==> flow/design.v <==
module finalproject(clk, rst, rows, LEDs, columns, signalout, ss1, ss2, ss3, ss4, ss5, ss6);
input [3:0] rows;  
input clk;  
input rst;  
output [9:0] LEDs;  
output [3:0] columns;  
output signalout;  
output [6:0] ss1, ss2, ss3, ss4, ss5, ss6;  
wire [31:0] countlow, counthigh;  
keypadwithtones kwt(.rows(rows), .clk(clk), .rst(rst), .LEDs(LEDs), .columns(columns), .countlow(countlow), .counthigh(counthigh));
rotatingdisplay rd(.clk(clk), .rst(rst), .ss1(ss1), .ss2(ss2), .ss3(ss3), .ss4(ss4), .ss5(ss5), .ss6(ss6));
toneprocessor tp(.clk(clk), .rst(rst), .countlow(countlow), .counthigh(counthigh), .signalout(signalout));
endmodule
module keypadwithtones(rows, clk, rst, LEDs, columns, countlow, counthigh);
input [3:0] rows; 
input clk;
input rst;
output [9:0] LEDs;
reg [9:0] LEDs;
output [3:0] columns;
reg [3:0] columns;
reg[2:0] progress, colprogress;   
reg [3:0] val1, val2;  
reg [15:0] button1, button2;  
reg [31:0] counter;  
output [31:0] countlow, counthigh;
reg [31:0] countlow, counthigh;
always @(posedge clk) begin  
if (rst) begin
LEDs = 10'b00_0000_0000;   
progress = 3'b000;  
colprogress = 3'b000;  
counter = 0;  
columns = 4'b1110;  
val1 = 4'b0000;
val2 = 4'b0000;
button1 = 16'h0000;
button2 = 16'h0000;
countlow = 1136;  
counthigh = 2272;
end else begin
case(progress) 
3'b000: begin  
case(columns)  
4'b1110: begin 
val1 = ~rows;  
button1 = val1;
columns = 4'b1101;  
end
4'b1101: begin
val1 = ~rows;  
button1 = button1 << 4;  
button1 = button1 + val1;  
columns = 4'b1011;  
end
4'b1011: begin 
val1 = ~rows;  
button1 = button1 << 4;  
button1 = button1 + val1;  
columns = 4'b0111;  
end
4'b0111: begin
val1 = ~rows;  
button1 = button1 << 4;  
button1 = button1 + val1;  
columns = 4'b1110;  
progress = 3'b001;  
end
endcase
end
3'b001: begin   
counter = counter + 1'b1;
if (counter >= 500) begin   
case(columns)  
4'b1110: begin
val2 = ~rows;
button2 = val2;
columns = 4'b1101;
end
4'b1101: begin
val2 = ~rows;
button2 = button2 << 4;
button2 = button2 + val2;
columns = 4'b1011;
end
4'b1011: begin
val2 = ~rows;
button2 = button2 << 4;
button2 = button2 + val2;
columns = 4'b0111;
end
4'b0111: begin
val2 = ~rows;
button2 = button2 << 4;
button2 = button2 + val2;
columns = 4'b1110;
counter = 0;
progress = 3'b010;
end
endcase
end
end
3'b010: begin   
if ((button1 == button2) && (button1 != 16'h0000)) begin  
case(button1)  
	16'h80: begin  
	countlow = 1136;
   counthigh = 2272;
	end
	16'h1: begin  
	LEDs = LEDs + 1'b1;
	countlow = 47755;
	counthigh = 95510;
	end
	16'h10: begin  
	LEDs = LEDs + 2'b10;
		countlow = 42565;
		counthigh = 85131;
	end
	16'h100: begin  
	LEDs = LEDs + 2'b11;
		countlow = 37921;
		counthigh = 75842;
	end
	16'h2: begin  
	LEDs = LEDs + 3'b100;
	countlow = 35803;
   counthigh = 71606;
	end
	16'h20: begin  
	LEDs = LEDs + 3'b101;
		countlow = 31888;
		counthigh = 63776;
	end
	16'h200: begin  
	LEDs = LEDs + 3'b110;
		countlow = 28409;
		counthigh = 56818;
	end
	16'h4: begin  
	LEDs = LEDs + 3'b111;
		countlow = 25390;
		counthigh = 50619;
	end
	16'h40: begin  
	LEDs = LEDs + 4'b1000;
		countlow = 23889;
		counthigh = 47778;
	end
	16'h400: begin  
	LEDs = LEDs + 4'b1001;
		countlow = 21282;
		counthigh = 42564;
	end
	16'h1000: begin  
	LEDs = LEDs + 4'b1010;
		countlow = 18960;
		counthigh = 37921;
	end
	16'h2000: begin  
	LEDs = LEDs + 4'b1011;
		countlow = 17896;
		counthigh = 35793;
	end
	16'h4000: begin  
	LEDs = LEDs + 4'b1100;
		countlow = 15943;
		counthigh = 31887;
	end
	16'h8000: begin  
	LEDs = LEDs + 4'b1101;
		countlow = 14204;
		counthigh = 28409;
	end
	16'h8: begin  
	LEDs = LEDs + 4'b1110;
		countlow = 12651;
		counthigh = 25303;
	end
	16'h800: begin  
	LEDs = LEDs + 4'b1111;
		countlow = 11944;
		counthigh = 23889;
	end
	endcase
progress = 3'b011;  
end else progress = 3'b000;  
end
3'b011: begin
counter = counter + 1'b1;
if (counter >= 5000) begin  
case(columns)  
4'b1110: begin
val2 = ~rows;
button2 = val2;
columns = 4'b1101;
end
4'b1101: begin
val2 = ~rows;
button2 = button2 << 4;
button2 = button2 + val2;
columns = 4'b1011;
end
4'b1011: begin
val2 = ~rows;
button2 = button2 << 4;
button2 = button2 + val2;
columns = 4'b0111;
end
4'b0111: begin
val2 = ~rows;
button2 = button2 << 4;
button2 = button2 + val2;
columns = 4'b1110;
counter = 0;
progress = 3'b100;
end
endcase
end
end
3'b100: begin
if (button2 == 16'h0000) begin  
progress = 3'b000;  
countlow = 1136;  
counthigh = 2272;
end else progress = 3'b011;  
end
endcase 
end
end
endmodule 
module toneprocessor(clk, rst, countlow, counthigh, signalout);
output signalout;
reg signalout;
input clk;
input rst;
input [31:0] countlow, counthigh;
reg [31:0] onesecond, mycounter;
reg [3:0] progress;
always@(posedge clk) begin
if (rst) begin
signalout=0;  
onesecond = 100000000;  
mycounter = 0;  
progress = 4'b0000;  
end else begin
case(progress)
default: begin              
			end
4'b0000: begin
	mycounter = mycounter + 1'b1;  
	if (mycounter < countlow) begin  
	signalout = 0;  
	end
	else begin
	progress = 4'b0001;  
	end
end
4'b0001: begin
	mycounter = mycounter + 1'b1;  
	if ((mycounter >= countlow) && (mycounter < counthigh)) begin 
	signalout = 1;  
	end
	else begin
	progress = 4'b0010;  
	end
end
4'b0010: begin
	mycounter = mycounter + 1'b1;  
	if (mycounter >= counthigh) begin  
	signalout = 0;  
	mycounter = 0;  
	end
	else begin
	progress = 4'b0000;  
	end
end
endcase
end
end
endmodule 
module rotatingdisplay(clk, rst, ss1, ss2, ss3, ss4, ss5, ss6);
input clk;  
input rst;
output reg [6:0] ss1, ss2, ss3, ss4, ss5, ss6;  
reg [31:0] counter;  
reg [6:0] g,e,r1,r2,i,f1,o,x,f2,a,l1,l2,two1,zero1,two2,zero2,start;  
always @(posedge clk) begin  
if (rst) begin
counter = 0;
start = 7'b0000000;
ss1 = 7'hFF;
ss2 = 7'hFF;
ss3 = 7'hFF;
ss4 = 7'hFF;
ss5 = 7'hFF;
ss6 = 7'hFF;
g = 7'b0010000;
e = 7'b0000110;
r1 = 7'b1001110;
r2 = 7'b1001110;
i = 7'b1111001;
f1 = 7'b0001110;
o = 7'b1000000;
x = 7'b0001001;
f2 = 7'b0001110;
a = 7'b0001000;
l1 = 7'b1000111;
l2 = 7'b1000111;
two1 = 7'b0100100;
zero1 = 7'b1000000;
two2 = 7'b0100100;
zero2 = 7'b1000000;
end else begin
counter = counter + 1'b1;
if (counter >= 50000) begin  
counter = 0;  
ss6 = ss5;
ss5 = ss4;
ss4 = ss3;
ss3 = ss2;
ss2 = ss1;
ss1 = g;  
start = g;
g = e;
e = r1;
r1 = r2;
r2 = i;
i = f1;
f1 = o;
o = x;
x = f2;
f2 = a;
a = l1;
l1 = l2;
l2 = two1;
two1 = zero1;
zero1 = two2;
two2 = zero2;
zero2 = start;
end
end
end
endmodule
-- Step by step through the tools: finalproject
The steps from the RTL of finalproject to its reports follow in flow order.
Line numbers count from 1 in the design file above.
Cell names lack the library's common part.
A cell with n/a has no value.
- top: finalproject
- clock input: clk
- library: sky130hd
- library corner: tt_025C_1v80

-- Word-level counts
Counts by Yosys on the flattened word-level netlist (proc, flatten, opt, wreduce; memories kept). Register bits leave out memories and registers merged into their read ports (data or address). Print and check cells are left out.
- noted add/sub/neg operators: 20
- bitwise gates (word level) at 1
- noted mux-type cells: 40
- reduce/logical cells at 25
- order comparisons at 7
- eq/ne operators: 41
- operators by type and width (operator ; count):
    32-bit parallel mux with 16-bit select ; 2
    32-bit parallel mux with 2-bit select ; 4
    32-bit two-way mux ; 8
    10-bit parallel mux with 15-bit select ; 1
    32-bit by 1-bit adder with 32-bit output (second input constant) ; 3
    16-bit parallel mux with 2-bit select ; 3
    10-bit by 4-bit adder with 10-bit output (second input constant) ; 8
    32-bit greater-or-equal comparator ; 2
    32-bit < comparator ; 2
    10-bit by 3-bit adder with 10-bit output (second input constant) ; 4
    16-bit by 4-bit adder with 16-bit output ; 2
    32-bit by 13-bit greater-or-equal comparator with 1-bit output (second input constant) ; 1
    32-bit by 16-bit greater-or-equal comparator with 1-bit output (second input constant) ; 1
    32-bit by 9-bit greater-or-equal comparator with 1-bit output (second input constant) ; 1
    16-bit two-way mux ; 2
    4-bit parallel mux with 3-bit select ; 2
    10-bit by 2-bit adder with 10-bit output (second input constant) ; 2
    2-bit by 1-bit != test with 1-bit output (second input constant) ; 10
    4-bit two-way mux ; 5
    17-bit by 1-bit != test with 1-bit output (second input constant) ; 1
    16-bit by 1-bit equality test with 1-bit output (second input constant) ; 1
    16-bit by 10-bit equality test with 1-bit output (second input constant) ; 1
    16-bit by 11-bit equality test with 1-bit output (second input constant) ; 1
    16-bit by 12-bit equality test with 1-bit output (second input constant) ; 1
    16-bit by 13-bit equality test with 1-bit output (second input constant) ; 1
    16-bit by 14-bit equality test with 1-bit output (second input constant) ; 1
    16-bit by 15-bit equality test with 1-bit output (second input constant) ; 1
    16-bit equality test ; 1
Not listed: further kinds 40, cells in them 62.
- noted register bits: 368
- word-level cells at 168

-- Logic depth
Yosys ltp: most cells in a row. Word level: on the elaborated netlist, between registers, memories and ports. Mapped: between sequential cells and ports; inverters and the memories' decode and read muxes count.
- noted depth in word-level cells: 5
- noted ABC_AREA: 0
- noted mapped depth: 17

-- After synthesis
Source: synth_stat.txt of the flow (Yosys; design flattened, memories mapped). It holds for the ABC_AREA given above (unset counts as 0); a run with the other value may have another netlist.
Totals and module areas in this step are rounded.
- cells by type (cell ; count ; total area (sq um)):
    dfxtp_1 ; 328 ; 6.57E+03
    mux2i_1 ; 108 ; 1.08E+03
    nor2_1 ; 234 ; 878.342
    nand3_1 ; 146 ; 730.701
    nand2_1 ; 192 ; 720.691
    xnor2_1 ; 66 ; 578.054
    ha_1 ; 45 ; 563.04
    a21oi_1 ; 100 ; 500.48
    o21ai_0 ; 82 ; 410.394
    xor2_1 ; 46 ; 402.886
    clkbuf_1 ; 99 ; 371.606
    nand4_1 ; 49 ; 306.544
    nor3_1 ; 57 ; 285.274
    nor4_1 ; 36 ; 225.216
    inv_1 ; 54 ; 202.694
    a31oi_1 ; 25 ; 156.4
    and3_1 ; 22 ; 137.632
    a22oi_1 ; 17 ; 127.622
Not listed: further types 63, cells in them 310.
- mapped flip-flops at 328
- chip area (Yosys) at 16600 sq um
- noted standard cells after synthesis: 2016
The figures by module come from a second, unflattened synthesis with its own total; it is not the netlist above.
- cell total of the unflattened synthesis at 2144
- area total of the unflattened synthesis at 18200 sq um
Rows give one instance, submodules left out.
- modules (module ; times used ; cells ; area (sq um) ; seq. area (sq um)):
    rotatingdisplay ; 1 ; 739 ; 7500 ; 3700
    keypadwithtones ; 1 ; 908 ; 7040 ; 2140
    toneprocessor ; 1 ; 497 ; 3670 ; 721
    finalproject ; 1 ; 0 ; 0.0 ; 0.0

-- Worst setup path after synthesis
Source: OpenSTA report_checks on the synthesized netlist (no wires, ideal clock, input and output delay 20% of the period each), path of least setup slack; recovery checks are left aside. Register names are those of the netlist, which keeps one name where synthesis merged equal registers.
- path type: flip-flop to flip-flop
- start point: reg tp.mycounter[0]
- end point: reg tp.mycounter[21]
- path delay at 3640 ps
- noted driving pins on the path: 17
- data required time at 9926 ps
- slack at 6359 ps
- path buffers at 2
- arrival time at 3566 ps
- noted clock period: 10000 ps
- noted launch time at the first pin: 0 ps
- period reached after synthesis at 3641 ps
"path delay" is the arrival time less input delay plus setup time.
"driving pins on the path": output pins that drive a net of the path, with the launching flip-flop's if there is one; two outputs of one cell count as two.
"period reached after synthesis" is the clock period less the worst setup slack; recovery checks do not enter. This is arithmetic on one report: input and output delays are still those of the set period (20% each).
Between the ends stands the longest chain of elaborated cells between them, by number of cells; it is not shown to be the way that was timed. Of several equally long chains one is given.
Each line given opens the expression or statement behind the cell; cells for indexed reads and writes are added by Yosys, which also makes memories of some case tables.
At most two assigning lines are given for a register; there are more.
- cells stage by stage: dfxtp_1 > ha_1 > nand3_1 > or3_1 > clkbuf_1 > nor2_1 > xor2_1 > ha_1 > o21ai_0 > a21oi_1 > a221o_1 > nand2_1 > nand3_1 > o31ai_1 > clkbuf_1 > nand3_1 > a31oi_1
- cells in the longest elaborated chain at 4
- ends and longest elaborated chain, after synthesis (item ; RTL line ; text):
    start: declaration ; 238 ; reg [31:0] onesecond, mycounter;
    start: assignment ; 251 ; mycounter = mycounter + 1'b1;
    start: assignment ; 260 ; mycounter = mycounter + 1'b1;
    32-bit by 1-bit adder with 32-bit output ; 269 ; mycounter = mycounter + 1'b1;
    32-bit greater-or-equal comparator ; 270 ; if (mycounter >= counthigh) begin
    32-bit two-way mux ; 270 ;
    32-bit parallel mux with 2-bit select ; 247 ; case(progress)
    end: assignment ; 251 ;
    end: assignment ; 260 ;
    end: declaration ; 238 ;

-- Timing after layout
Path of least setup slack in the final report of flow run A (OpenROAD, finished layout, wires in). Where an end is a register, its clock arrival counts in the times.
The path's times are printed in steps of 10 ps; the period is the one set.
- path type: flip-flop to flip-flop
- start point: reg tp.mycounter[0]
- end point: reg tp.signalout
- arrival time at 4690 ps
- slack at 1660 ps
- path buffers at 0
- noted clock period: 5800 ps
- noted driving pins on the path: 15
- data required time at 6350 ps
- noted launch time at the first pin: 600 ps
Between the ends stands the longest chain of elaborated cells between them, by number of cells; it is not shown to be the way that was timed. Of several equally long chains one is given.
At most two assigning lines are given for a register; there are more.
- cells stage by stage: dfxtp_1 > ha_1 > nand3_1 > or3_1 > nor2_1 > xor2_1 > ha_1 > o21ai_0 > a21oi_1 > a221o_1 > a21o_1 > a21boi_0 > nand4_1 > a2111oi_0 > o221a_2
- cells in the longest elaborated chain at 5
- ends and longest elaborated chain, post-layout (item ; RTL line ; text):
    start: declaration ; 238 ; reg [31:0] onesecond, mycounter;
    start: assignment ; 251 ; mycounter = mycounter + 1'b1;
    start: assignment ; 260 ; mycounter = mycounter + 1'b1;
    32-bit by 1-bit adder with 32-bit output ; 260 ;
    32-bit greater-or-equal comparator ; 261 ; if ((mycounter >= countlow) && (mycounter < counthigh)) begin
    1-bit logical AND ; 261 ;
    1-bit two-way mux ; 261 ;
    1-bit parallel mux with 3-bit select ; 247 ; case(progress)
    end: assignment ; 242 ; signalout=0;
    end: assignment ; 253 ; signalout = 0;
    end: declaration ; 233 ; output signalout;

# Flow runs of finalproject

Measured data: module finalproject, platform sky130hd, 3 stored runs of the flow under differing settings, order arbitrary. Input and output delays are each 20% of the period that was set; the output load is 0.01 pF.
"period reached" = clock period - worst setup slack. The figure is calculated, with input and output delays left at 20% of the set period.
By "overall power" is meant OpenSTA's value without simulated activity: inputs other than the clock are taken to toggle once in ten clock periods, and the tool carries that through the logic.
Results are given in rounded form.

Flow run A

==> flow/run.sh <==
#!/bin/bash
# the make line also repeats the synthesis and layout settings of config.mk as NAME=value (left out here)
make -C /OpenROAD-flow-scripts/flow DESIGN_CONFIG=/design/flow/config.mk WORK_HOME=/design/flow/orfs CLKGATE_MAP_FILE= finish
==> flow/config.mk <==
export PLATFORM = sky130hd
export DESIGN_NAME = finalproject
export DESIGN_NICKNAME = finalproject
export VERILOG_FILES = /design/flow/design.v
export SDC_FILE = /design/flow/constraint.sdc
export NUM_CORES = 4
export LEC_CHECK = 0
export ABC_AREA = 0
export CAP_MARGIN = 20
export CORE_MARGIN = 2
export CORE_UTILIZATION = 22
export CTS_CLUSTER_DIAMETER = 49
export CTS_CLUSTER_SIZE = 68
export GPL_ROUTABILITY_DRIVEN = 0
export MAX_ROUTING_LAYER = met4
export PLACE_DENSITY_LB_ADDON = 0.08
export SETUP_SLACK_MARGIN = -0.08
export SLEW_MARGIN = 20
==> flow/constraint.sdc <==
create_clock -name core_clock -period 5.8 [get_ports {clk}]
set_input_delay 1.1600 -clock core_clock [delete_from_list [all_inputs] [get_ports {clk}]]
set_output_delay 1.1600 -clock core_clock [all_outputs]
set_load 0.01 [all_outputs]

Measured in flow run A:
- smallest setup slack: 1660 ps
- overall power at 6.93 mW
- die outline area: 77900 sq um
- final design utilization: 27.2%
- setup TNS: 0 ps
- cell area after synthesis at 16600 sq um
- noted the period reached: 4143 ps

Flow run B

==> flow/run.sh <==
#!/bin/bash
# the make line also repeats the synthesis and layout settings of config.mk as NAME=value (left out here)
make -C /OpenROAD-flow-scripts/flow DESIGN_CONFIG=/design/flow/config.mk WORK_HOME=/design/flow/orfs CLKGATE_MAP_FILE= finish
==> flow/config.mk <==
export PLATFORM = sky130hd
export DESIGN_NAME = finalproject
export DESIGN_NICKNAME = finalproject
export VERILOG_FILES = /design/flow/design.v
export SDC_FILE = /design/flow/constraint.sdc
export NUM_CORES = 4
export LEC_CHECK = 0
export CAP_MARGIN = 20
export CELL_PAD_IN_SITES_DETAIL_PLACEMENT = 2
export CELL_PAD_IN_SITES_GLOBAL_PLACEMENT = 1
export CORE_MARGIN = 2
export CORE_UTILIZATION = 18
export CTS_CLUSTER_SIZE = 36
export GPL_TIMING_DRIVEN = 0
export HOLD_SLACK_MARGIN = 0.28
export MAX_ROUTING_LAYER = met4
export PLACE_DENSITY_LB_ADDON = 0.03
export SLEW_MARGIN = 20
==> flow/constraint.sdc <==
create_clock -name core_clock -period 10.0 [get_ports {clk}]
set_input_delay 2.0000 -clock core_clock [delete_from_list [all_inputs] [get_ports {clk}]]
set_output_delay 2.0000 -clock core_clock [all_outputs]
set_load 0.01 [all_outputs]

Measured in flow run B:
- smallest setup slack: 5020 ps
- overall power at 3.66 mW
- die outline area: 94900 sq um
- final design utilization: 22.2%
- setup TNS: 0 ps
- cell area after synthesis at 16600 sq um
- noted the period reached: 4977 ps

Flow run C

==> flow/run.sh <==
#!/bin/bash
# the make line also repeats the synthesis and layout settings of config.mk as NAME=value (left out here)
make -C /OpenROAD-flow-scripts/flow DESIGN_CONFIG=/design/flow/config.mk WORK_HOME=/design/flow/orfs CLKGATE_MAP_FILE= finish
==> flow/config.mk <==
export PLATFORM = sky130hd
export DESIGN_NAME = finalproject
export DESIGN_NICKNAME = finalproject
export VERILOG_FILES = /design/flow/design.v
export SDC_FILE = /design/flow/constraint.sdc
export NUM_CORES = 4
export LEC_CHECK = 0
export CAP_MARGIN = 20
export CELL_PAD_IN_SITES_DETAIL_PLACEMENT = 2
export CELL_PAD_IN_SITES_GLOBAL_PLACEMENT = 1
export CORE_MARGIN = 5
export CORE_UTILIZATION = 18
export CTS_CLUSTER_SIZE = 36
export GPL_ROUTABILITY_DRIVEN = 0
export GPL_TIMING_DRIVEN = 0
export HOLD_SLACK_MARGIN = 0.25
export MAX_ROUTING_LAYER = met4
export MIN_ROUTING_LAYER = met2
export PLACE_DENSITY_LB_ADDON = 0.03
export SLEW_MARGIN = 20
==> flow/constraint.sdc <==
create_clock -name core_clock -period 10.0 [get_ports {clk}]
set_input_delay 2.0000 -clock core_clock [delete_from_list [all_inputs] [get_ports {clk}]]
set_output_delay 2.0000 -clock core_clock [all_outputs]
set_load 0.01 [all_outputs]

Measured in flow run C:
- smallest setup slack: 4890 ps
- overall power at 3.70 mW
- die outline area: 98700 sq um
- final design utilization: 22.3%
- setup TNS: 0 ps
- cell area after synthesis at 16600 sq um
- noted the period reached: 5114 ps
